==> flow/design.v <==
`timescale 1ns / 1ps
module dp_ram(
    input                         i_clk,
    input                         i_a_wr,
    input  [P_LOG2_RAM_DEPTH-1:0] i_a_addr,
    input          [P_DATA_W-1:0] i_a_data,
    output reg     [P_DATA_W-1:0] o_a_data,
    input                         i_b_wr,
    input  [P_LOG2_RAM_DEPTH-1:0] i_b_addr,
    input          [P_DATA_W-1:0] i_b_data,
    output reg     [P_DATA_W-1:0] o_b_data
    );
   function integer log2;
      input [31:0] value;
      begin
	 value = value-1;
	 for (log2=0; value>0; log2=log2+1)
	   value = value>>1;
      end
   endfunction
   parameter P_DATA_W    = 640;
   parameter P_LOG2_RAM_DEPTH = 9;
   reg [P_DATA_W-1:0] mem [0:2**P_LOG2_RAM_DEPTH-1];
   always @(posedge i_clk) 
   begin
      o_a_data         <= mem[i_a_addr];
      if(i_a_wr) begin
         o_a_data      <= i_a_data;
         mem[i_a_addr] <= i_a_data;
      end
   end
   always @(posedge i_clk) 
   begin
      o_b_data         <= mem[i_b_addr];
      if(i_b_wr) begin
         o_b_data      <= i_b_data;
         mem[i_b_addr] <= i_b_data;
      end
   end
endmodule
`timescale 1ns / 1ps
module fifo(
    input                 i_clk,
    input                 i_reset,
    input  [P_DATA_W-1:0] i_data,
    input                 i_read,
    input                 i_write,
    output [P_DATA_W-1:0] o_data,
    output                o_empty,
    output                o_full
    );
   parameter  P_DATA_W = 11;
   parameter  P_ADDR_W = 8;
   localparam P_DEPTH  = (1 << P_ADDR_W);
   reg  [P_ADDR_W-1:0] wr_addr;
   reg  [P_ADDR_W-1:0] rd_addr;
   reg  [P_DATA_W-1:0] output_data;
   wire [P_DATA_W-1:0] ram_data;
   reg  [P_ADDR_W-1:0] counter;
   assign o_full  = (counter == (P_DEPTH-1));
   assign o_empty = (counter == 0);
   assign o_data  = ram_data; 
   always @(posedge i_clk)
   begin
      if (i_reset) begin
         wr_addr <= 0;
      end else if (i_write) begin
         wr_addr <= wr_addr+1;
      end
   end
   always @(posedge i_clk)
   begin
      if (i_reset) begin
         rd_addr <= 0;
      end else if (i_read) begin
         rd_addr <= rd_addr+1;
      end
   end
   always @(posedge i_clk)
   begin
      if (i_reset) begin
         counter <= 0;
      end else if (i_read && !i_write) begin
         counter <= counter-1;
      end else if (i_write && !i_read) begin
         counter <= counter+1;
      end
   end
   dp_ram #(
      .P_DATA_W(P_DATA_W),
      .P_LOG2_RAM_DEPTH(P_ADDR_W)
      ) buffer (
         .i_clk(i_clk),
         .i_a_wr(i_write),
         .i_a_addr(wr_addr),
         .i_a_data(i_data),
         .o_a_data(),
         .i_b_wr(1'b0),
         .i_b_addr(rd_addr),
         .i_b_data(0),
         .o_b_data(ram_data)
    );
endmodule
`timescale 1ns / 1ps
module bresenham(
      input                        i_clk,
      input                        i_reset,
      input      [P_X_COORD_W-1:0] i_x0,
      input      [P_X_COORD_W-1:0] i_x1,
      input      [P_Y_COORD_W-1:0] i_y0,
      input      [P_Y_COORD_W-1:0] i_y1,
      input                        i_load_vals,
      output reg [P_X_COORD_W-1:0] o_x_val,
      output reg [P_Y_COORD_W-1:0] o_y_val,
      output                       o_vals_rdy,
      output                       o_waiting
    );
   parameter  P_X_COORD_W                 = 11;
   parameter  P_Y_COORD_W                 = 11;
   localparam P_ERROR_W                   = (P_X_COORD_W>P_Y_COORD_W) ? P_X_COORD_W : P_Y_COORD_W;
   localparam STATE__WAITING              = 0;
   localparam STATE__SETUP_IS_STEEP       = 1;
   localparam STATE__SETUP_REV_COORDS     = 2;
   localparam STATE__SETUP_ERROR_AND_STEP = 3;
   localparam STATE__DRAWING              = 4;
   reg                    [2:0] curr_state, next_state;
   reg signed [P_X_COORD_W-1:0] x, x0, x1;
   reg signed [P_Y_COORD_W-1:0] y, y0, y1;
   reg signed [P_X_COORD_W-1:0] delta_x;
   reg signed [P_X_COORD_W-1:0] delta_y;
   reg signed   [P_ERROR_W-1:0] error;
   reg signed             [1:0] ystep;
   reg                          steep;
   reg                          vals_rdy;
   reg                          waiting;
   assign o_vals_rdy   = vals_rdy;
   assign o_waiting    = (curr_state == STATE__WAITING) ? 1'b1 : 1'b0;
   always @(posedge i_clk)
   begin
      if (i_reset) begin
         x              <= 'b0;
         x0             <= 'b0;
         x1             <= 'b0;
         y              <= 'b0;
         y0             <= 'b0;
         y1             <= 'b0;
         error          <= 'b0;
         curr_state     <= STATE__WAITING;
      end else begin
         vals_rdy       <= 0;
         x0             <= x0;
         x1             <= x1;
         y0             <= y0;
         y1             <= y1;
         error          <= error;
         curr_state     <= next_state;
         case (curr_state)
            STATE__WAITING : begin
               if (i_load_vals) begin
                  x0    <= i_x0;
                  x1    <= i_x1;
                  y0    <= i_y0;
                  y1    <= i_y1;
                  error <= 'b0;
               end
            end
            STATE__SETUP_IS_STEEP : begin
               if (y1 > y0) begin
                  if (x1 > x0) begin 
                     steep <= (y1-y0) > (x1-x0);
                  end else begin
                     steep <= (y1-y0) > (x0-x1);
                  end
               end else begin
                  if (x1 > x0) begin 
                     steep <= (y0-y1) > (x1-x0);
                  end else begin
                     steep <= (y0-y1) > (x0-x1);
                  end
               end
            end
            STATE__SETUP_REV_COORDS : begin
               if (steep) begin
                  if (y0 > y1) begin
                     x0      <= y1;
                     x1      <= y0;
                     y0      <= x1;
                     y1      <= x0;
                     delta_x <= y0-y1;
                     delta_y <= (x1>x0 ? x1-x0 : x0-x1);
                  end else begin
                     x0      <= y0;
                     x1      <= y1;
                     y0      <= x0;
                     y1      <= x1;
                     delta_x <= y1-y0;
                     delta_y <= (x1>x0 ? x1-x0 : x0-x1);
                  end
               end else begin
                  if (x0 > x1) begin
                     x0      <= x1;
                     x1      <= x0;
                     y0      <= y1;
                     y1      <= y0;
                     delta_x <= x0-x1;
                     delta_y <= (y1>y0 ? y1-y0 : y0-y1);
                  end else begin
                     delta_x <= x1-x0;
                     delta_y <= (y1>y0 ? y1-y0 : y0-y1);
                  end
               end
            end
            STATE__SETUP_ERROR_AND_STEP : begin
               error <= delta_x >>> 1;
               ystep <= (y0<y1 ? 1 : -1);
               x     <= x0;
               y     <= y0;
            end
            STATE__DRAWING : begin
               if (steep) begin
                  o_x_val <= y;
                  o_y_val <= x;
               end else begin
                  o_x_val <= x;
                  o_y_val <= y;
               end
               x <= x+1;
               if (error-delta_y < 0) begin
                  error <= error-delta_y + delta_x;
                  y     <= y+ystep;
               end else begin
                  error <= error-delta_y;
               end
               vals_rdy <= 1;
            end
         endcase
      end
   end
   always @(curr_state, i_load_vals, x, x1)
   begin
      next_state = curr_state;
      case(curr_state)
         STATE__WAITING : begin
            if (i_load_vals) begin
               next_state = STATE__SETUP_IS_STEEP;
            end 
         end
         STATE__SETUP_IS_STEEP : begin
            next_state = STATE__SETUP_REV_COORDS;
         end
         STATE__SETUP_REV_COORDS : begin
            next_state = STATE__SETUP_ERROR_AND_STEP;
         end
         STATE__SETUP_ERROR_AND_STEP : begin
            next_state = STATE__DRAWING;
         end
         STATE__DRAWING : begin
            if (x == x1) begin
               next_state = STATE__WAITING;
            end 
         end         
      endcase
   end
endmodule
`timescale 1ns / 1ps
module draw_lines(
      input                                      i_clk,
      input                                      i_reset,
      input                    [P_X_COORD_W-1:0] i_x0,
      input                    [P_X_COORD_W-1:0] i_x1,
      input                    [P_Y_COORD_W-1:0] i_y0,
      input                    [P_Y_COORD_W-1:0] i_y1,
      input                                      i_start,
      input                                      i_load_fifo,
      output                                     o_waiting,
      output                                     o_fifo_full,
      output                                     o_wr,
      output                [P_LOG2_RAM_DEPTH-1:0] o_addr
    );
    parameter P_X_COORD_W = 11;
    parameter P_Y_COORD_W = 11;
    parameter P_SCREEN_W = 640;
    parameter P_SCREEN_H = 480;
    parameter P_DATA_W = 1;
    parameter P_LOG2_RAM_DEPTH = 19;
    parameter P_FIFO_ADDR_W = 4;
    localparam STATE__WAITING = 0;
    localparam STATE__CLEAR   = 1;
    localparam STATE__LOAD    = 2;
    localparam STATE__DRAW    = 3;
    reg [1:0] curr_state;
    reg [1:0] next_state;
    wire [P_LOG2_RAM_DEPTH-1:0] bres_addr;
    reg  [P_LOG2_RAM_DEPTH-1:0] buffer_addr;
    wire bres_wr;
    reg  buffer_wr;
    wire [P_DATA_W-1:0] bres_data;
    reg  [P_DATA_W-1:0] buffer_data;
    wire                   bres_waiting;
    wire                   load_vals;
    wire [P_X_COORD_W-1:0] fifo_x0;
    wire [P_X_COORD_W-1:0] fifo_x1;
    wire [P_Y_COORD_W-1:0] fifo_y0;
    wire [P_Y_COORD_W-1:0] fifo_y1;
    wire     [P_X_COORD_W-1:0] x_val;
    wire     [P_Y_COORD_W-1:0] y_val;
    wire fifo_empty;
    wire fifo_full;
    assign o_fifo_full = fifo_full;
    assign o_waiting  = (curr_state == STATE__WAITING) ? 1'b1 : 1'b0;
    fifo #(.P_DATA_W(P_X_COORD_W), .P_ADDR_W(P_FIFO_ADDR_W)) x0_in_buffer (
		.i_clk(i_clk), 
		.i_reset(i_reset), 
		.i_data(i_x0), 
		.i_read(load_vals), 
		.i_write(i_load_fifo), 
		.o_data(fifo_x0), 
		.o_empty(fifo_empty), 
		.o_full(fifo_full)
	 );
    fifo #(.P_DATA_W(P_X_COORD_W), .P_ADDR_W(P_FIFO_ADDR_W)) x1_in_buffer (
		.i_clk(i_clk), 
		.i_reset(i_reset), 
		.i_data(i_x1), 
		.i_read(load_vals), 
		.i_write(i_load_fifo), 
		.o_data(fifo_x1), 
		.o_empty(), 
		.o_full()
	 );
    fifo #(.P_DATA_W(P_Y_COORD_W), .P_ADDR_W(P_FIFO_ADDR_W)) y0_in_buffer (
		.i_clk(i_clk), 
		.i_reset(i_reset), 
		.i_data(i_y0), 
		.i_read(load_vals), 
		.i_write(i_load_fifo), 
		.o_data(fifo_y0), 
		.o_empty(), 
		.o_full()
	 );
    fifo #(.P_DATA_W(P_Y_COORD_W), .P_ADDR_W(P_FIFO_ADDR_W)) y1_in_buffer (
		.i_clk(i_clk), 
		.i_reset(i_reset), 
		.i_data(i_y1), 
		.i_read(load_vals), 
		.i_write(i_load_fifo), 
		.o_data(fifo_y1), 
		.o_empty(), 
		.o_full()
	 );
    always @(posedge i_clk) 
    begin
      if (i_reset) begin
         curr_state <= STATE__WAITING;
      end else begin
         curr_state <= next_state;
      end
    end
   always @(curr_state, i_start, bres_waiting, fifo_empty)
   begin
      next_state = curr_state;
      case(curr_state)
         STATE__WAITING : begin
            if (i_start == 1'b1) begin
               next_state = STATE__LOAD;
            end
         end
         STATE__LOAD : begin
            next_state = STATE__DRAW;
         end
         STATE__DRAW : begin
            if (bres_waiting && fifo_empty) begin
               next_state = STATE__WAITING;
            end else if (~fifo_empty && bres_waiting) begin
               next_state = STATE__LOAD;
            end
         end
      endcase
   end
	bresenham bres (
		.i_clk(i_clk), 
		.i_reset(i_reset), 
		.i_x0(fifo_x0), 
		.i_x1(fifo_x1), 
		.i_y0(fifo_y0), 
		.i_y1(fifo_y1), 
		.i_load_vals(load_vals), 
      .o_x_val(x_val),
      .o_y_val(y_val),
		.o_vals_rdy(bres_wr),
      .o_waiting(bres_waiting)
	);
   assign load_vals = (curr_state == STATE__LOAD) ? 1'b1 : 1'b0;
   assign o_wr   = buffer_wr;
   assign o_addr = buffer_addr;
   assign bres_addr  = P_SCREEN_W*y_val+x_val;
   assign bres_data  = 1;
   always @(bres_addr, 
            bres_wr, 
            bres_data, 
            curr_state)
   begin
      case (curr_state)
         STATE__DRAW : begin
            buffer_wr   = bres_wr;
            buffer_addr = bres_addr;
            buffer_data = bres_data;
         end
         default : begin
            buffer_wr   = 1'b0;
            buffer_addr = 0;
            buffer_data = 0;
         end
      endcase
   end
endmodule
* Step by step through the tools: draw_lines *
What the tools print for draw_lines, step after step.
Lines are those of the file above, counted from 1.
A cell with - has no value.

set-up
  design top = draw_lines
  clock input = i_clk
  cell library = sky130hd
  timing corner = tt_025C_1v80

* Elaborated design *
Yosys after proc, flatten, opt, wreduce and memory -nomap, before mapping. Memory bits, and registers merged into a memory's read port (data or address), are not among the register bits. Print and check cells are not counted.
Memory sizes are those after Yosys's memory passes, which may raise the word count (mostly to a power of two), join words into wider ones and drop unused or constant bits.

operators by class
  $add $sub $neg = 20
  multipliers = 1
  $lt $le $gt $ge = 10
  reductions and logical operators = 24
  multiplexer cells = 62
  eq/ne operators = 14
  bitwise logic cells = 2

operator list
  cell                                                  number
  two-way mux 11 bit                                    31
  case mux 11 bit (select 2 bit)                        6
  greater-than comparator 11 bit                        8
  subtractor 11 bit                                     5
  multiplier 3 x 11 -> 12 bit (first input constant)    1
  adder 4 x 1 -> 4 bit (second input constant)          9
  case mux 11 bit (select 3 bit)                        1
  < comparator 32 x 1 -> 1 bit (second input constant)  1
  two-way mux 4 bit                                     6
  adder 19 x 11 -> 19 bit                               1
  two-way mux 19 bit                                    1
  case mux 3 bit (select 5 bit)                         1
  subtractor 11 x 11 -> 12 bit                          1
  AND reduction 2 bit                                   6
  adder 11 bit                                          1
  < comparator 11 bit                                   1
  == test 11 bit                                        1
  adder 11 x 2 -> 11 bit                                1
  adder 11 x 2 -> 11 bit (second input constant)        1
  AND reduction 3 bit                                   3
  two-way mux 1 bit                                     9
  two-way mux 2 bit                                     4
  nonzero test 2 bit                                    3
  == test 3 x 2 -> 1 bit (second input constant)        2
  nonzero test 3 bit                                    2
  case mux 2 bit (select 3 bit)                         1
  two-way mux 3 bit                                     2
  nonzero test 5 bit                                    1

Not listed: further kinds 15, cells in them 23.

storage and ports
  cells after elaboration = 162
  register bits = 166
  bits in writable memories = 704
  bits of input ports = 48
  output and inout bits = 22
  clocked read ports x word width = 44
  memories = 4

memories
  name                     depth  bits a word  rd ports  wr ports  line  source
  x0_in_buffer.buffer.mem  16     11           1         1         23    reg [P_DATA_W-1:0] mem [0:2**P_LOG2_RAM_DEPTH-1];
  x1_in_buffer.buffer.mem  16     11           1         1         23
  y0_in_buffer.buffer.mem  16     11           1         1         23
  y1_in_buffer.buffer.mem  16     11           1         1         23

* Depth *
Yosys ltp: most cells in a row. Word level: on the elaborated netlist, between registers, memories and ports. Mapped: between sequential cells and ports; inverters and the memories' decode and read muxes count.

depth
  depth after elaboration = 6
  ABC_AREA = 0
  depth in mapped cells = 20
  depth with buffers taken out = 20

* After synthesis *
Source: synth_stat.txt of the flow (Yosys; design flattened, memories mapped). It holds for the ABC_AREA given above (unset counts as 0); a run with the other value may have another netlist.

synthesis totals
  mapped area = 0.0422017 mm^2
  area of sequential cells = 0.0258548 mm^2
  mapped flip-flops = 916
  mapped cells = 2,724
  buffers = 141

cells by type
  cell type                  number  total area (um^2)
  sky130_fd_sc_hd__edfxtp_1  751     2.26E+04
  sky130_fd_sc_hd__mux4_2    220     4.95E+03
  sky130_fd_sc_hd__dfxtp_1   165     3.3E+03
  sky130_fd_sc_hd__ha_1      156     1.95E+03
  sky130_fd_sc_hd__mux2i_1   89      890.854
  sky130_fd_sc_hd__xnor2_1   72      630.605
  sky130_fd_sc_hd__and2_1    85      531.76
  sky130_fd_sc_hd__a22oi_2   40      500.48
  sky130_fd_sc_hd__a21oi_1   98      490.47
  sky130_fd_sc_hd__inv_1     130     487.968
  sky130_fd_sc_hd__nor2_1    126     472.954
  sky130_fd_sc_hd__o22ai_2   37      462.944
  sky130_fd_sc_hd__nand2_1   121     454.186
  sky130_fd_sc_hd__o221ai_1  46      402.886
  sky130_fd_sc_hd__xor2_1    39      341.578
  sky130_fd_sc_hd__clkbuf_1  71      266.506
  sky130_fd_sc_hd__o21ai_0   49      245.235
  sky130_fd_sc_hd__mux2_2    20      225.216

Not listed: further types 64, cells in them 409.
The figures by module come from a second, unflattened synthesis with its own total; it is not the netlist above.

second synthesis, totals
  cells (unflattened synthesis) = 5,760
  area (unflattened synthesis) = 0.0593832 mm^2

Rows give one instance, submodules left out.

by module
  module      seq. area (mm^2)  area (mm^2)  cells  times used
  dp_ram      0.0057255         0.0109855    972    4
  bresenham   0.0030529         0.0120403    1,489  1
  fifo        0.0002402         0.0005943    64     4
  draw_lines  0.0000601         0.0010235    127    1

* Timing after synthesis *
Source: OpenSTA report_checks on the synthesized netlist (no wires, ideal clock, input and output delay 20% of the period each), path of least setup slack; recovery checks are left aside. Register names are those of the netlist, which keeps one name where synthesis merged equal registers.

timing after synthesis
  path type = reg2reg
  from = reg bres.y1[0]
  to = reg bres.steep
  path delay = 3.777 ns
  clock period = 5.0 ns
  library setup time = 0.270 ns
  buffers on the path = 0
  arrival time = 3.507 ns
  path slack = 1.223 ns
  data required time = 4.730 ns
  stages = 20
  time at the first pin = 0.000 ns
  synthesis period reached = 3.777 ns

"path delay" = arrival - input delay + setup time.
"stages" counts driving pins, that of a launching flip-flop among them; a cell with two outputs on the path counts twice.
"synthesis period reached" = period - worst setup slack (recovery checks aside). The figure is calculated, with input and output delays left at 20% of the set period.
The rows between start and end are the longest chain of elaborated cells between them; the timing report does not say that the signal goes this way. Where chains are equally long, one stands for them.
A line is the first line of the expression or statement that the cell stems from. Yosys adds cells for indexed reads and writes and turns some case tables into memories.
A register here has more assigning lines than the two given.

on the way, after synthesis
  cells stage by stage = sky130_fd_sc_hd__dfxtp_1 sky130_fd_sc_hd__inv_1 sky130_fd_sc_hd__ha_1 sky130_fd_sc_hd__inv_1 sky130_fd_sc_hd__fa_1 sky130_fd_sc_hd__a21o_1 sky130_fd_sc_hd__a21oi_1 sky130_fd_sc_hd__o21bai_1 sky130_fd_sc_hd__a21oi_1 sky130_fd_sc_hd__nor2_1 sky130_fd_sc_hd__a211o_1 sky130_fd_sc_hd__xnor2_1 sky130_fd_sc_hd__ha_1 sky130_fd_sc_hd__nand4_1 sky130_fd_sc_hd__nor3_1 sky130_fd_sc_hd__a21oi_1 sky130_fd_sc_hd__maj3_1 sky130_fd_sc_hd__a21oi_1 sky130_fd_sc_hd__o221a_1 sky130_fd_sc_hd__a211oi_2
  cells in the longest elaborated chain = 4
  elaborated cells on any way between the ends = 10
  classes of those cells = add/sub (2); compare (5); mux (3)

ends and longest elaborated chain, after synthesis
  item                            line  source
  start: declaration              128   reg signed [P_Y_COORD_W-1:0] y, y0, y1;
  start: assignment               154   y1             <= y1;
  start: assignment               163   y1    <= i_y1;
  subtractor 11 bit               178   steep <= (y0-y1) > (x0-x1);
  greater-than comparator 11 bit  178
  two-way mux 1 bit               175   if (x1 > x0) begin
  two-way mux 1 bit               168   if (y1 > y0) begin
  end: assignment                 170   steep <= (y1-y0) > (x1-x0);
  end: assignment                 172   steep <= (y1-y0) > (x0-x1);
  end: declaration                133   reg                          steep;

* Timing after layout *
From the final timing report of flow run A: the path of least setup slack in the routed layout; clock arrival at registers is part of the times.

timing post-layout
  path type = reg2reg
  from = reg bres.x0[0]
  to = reg bres.steep
  buffers on the path = 0
  time at the first pin = 0.67 ns
  clock period = 5.0 ns
  arrival time = 4.94 ns
  stages = 18
  path slack = 0.49 ns
  data required time = 5.43 ns
  library setup time = 0.25 ns

The rows between start and end are the longest chain of elaborated cells between them; the timing report does not say that the signal goes this way. Where chains are equally long, one stands for them.
A register here has more assigning lines than the two given.

on the way, post-layout
  cells stage by stage = sky130_fd_sc_hd__dfxtp_1 sky130_fd_sc_hd__ha_1 sky130_fd_sc_hd__inv_1 sky130_fd_sc_hd__fa_1 sky130_fd_sc_hd__a21o_1 sky130_fd_sc_hd__a21oi_1 sky130_fd_sc_hd__o21bai_1 sky130_fd_sc_hd__a21oi_2 sky130_fd_sc_hd__o21ai_0 sky130_fd_sc_hd__xnor2_1 sky130_fd_sc_hd__inv_1 sky130_fd_sc_hd__ha_1 sky130_fd_sc_hd__nand4_1 sky130_fd_sc_hd__o31ai_1 sky130_fd_sc_hd__a31oi_1 sky130_fd_sc_hd__mux2_2 sky130_fd_sc_hd__a2111oi_2 sky130_fd_sc_hd__a211oi_2
  cells in the longest elaborated chain = 4
  elaborated cells on any way between the ends = 10
  classes of those cells = add/sub (2); compare (5); mux (3)

ends and longest elaborated chain, post-layout
  item                            line  source
  start: declaration              127   reg signed [P_X_COORD_W-1:0] x, x0, x1;
  start: assignment               151   x0             <= x0;
  start: assignment               160   x0    <= i_x0;
  subtractor 11 bit               178   steep <= (y0-y1) > (x0-x1);
  greater-than comparator 11 bit  178
  two-way mux 1 bit               175   if (x1 > x0) begin
  two-way mux 1 bit               168   if (y1 > y0) begin
  end: assignment                 170   steep <= (y1-y0) > (x1-x0);
  end: assignment                 172   steep <= (y1-y0) > (x0-x1);
  end: declaration                133   reg                          steep;

Add stored flow runs of draw_lines

Below are 6 stored runs of the flow (Yosys, OpenROAD; platform sky130hd) on draw_lines, each with its settings and what was measured, unordered. Constraints: input delay and output delay 20% of the set period each, output load 0.01 pF.
"achieved period" is the run's clock period less its worst setup slack. It is reckoned from that one timing run; input and output delays stay at 20% of the period that was set.
"power consumption": no workload was simulated; the value follows from the tool's default switching activity.
A setting shown as -- is not set for that run.

item                                    flow run A  flow run B  flow run C  flow run D  flow run E  flow run F
ABC_AREA                                0           1           --          1           --          --
CAP_MARGIN                              25          25          20          0           20          20
CELL_PAD_IN_SITES_GLOBAL_PLACEMENT      2           2           --          --          0           --
CTS_CLUSTER_DIAMETER                    218         218         --          156         261         --
CTS_CLUSTER_SIZE                        37          37          74          74          --          31
GPL_ROUTABILITY_DRIVEN                  0           0           0           0           0           --
GPL_TIMING_DRIVEN                       0           --          0           0           --          0
MAX_ROUTING_LAYER                       met5        met5        --          --          --          --
PLACE_DENSITY_LB_ADDON                  0.21        0.21        --          --          0.14        --
SETUP_SLACK_MARGIN                      0.84        0.84        0.48        0.48        1.06        0.48
TNS_END_PERCENT                         10          10          --          --          30          --
period_ns                               5.0         5.0         5.0         5.31        6.03        5.0
CORE_MARGIN                             2           2           2           5           2           2
CORE_UTILIZATION                        40          40          70          70          48          40
SLEW_MARGIN                             20          20          35          35          20          35
PLACE_DENSITY                           --          --          0.7         0.7         --          0.7
MIN_ROUTING_LAYER                       --          --          --          --          met2        --
Yosys chip area after synthesis (mm^2)  0.0422017   0.0436431   0.0422017   0.0436431   0.0422017   0.0422017
area of the die (mm^2)                  0.108119    0.111767    0.0622677   0.0674415   0.0903093   0.108119
standard-cell area after layout (mm^2)  0.0458427   0.0468262   0.0470777   0.046148    0.0469988   0.0480023
utilization of the finished layout (%)  43.7        43.1        78.4        74.8        54.1        45.7
worst slack on setup checks (ns)        0.491       0.762       0.621       0.718       1.063       0.572
total negative setup slack (ns)         0.000       0.000       0.000       0.000       0.000       0.000
power consumption (W)                   0.016987    0.017441    0.020503    0.016135    0.016923    0.020417
achieved period (ns)                    4.509       4.238       4.379       4.592       4.967       4.428
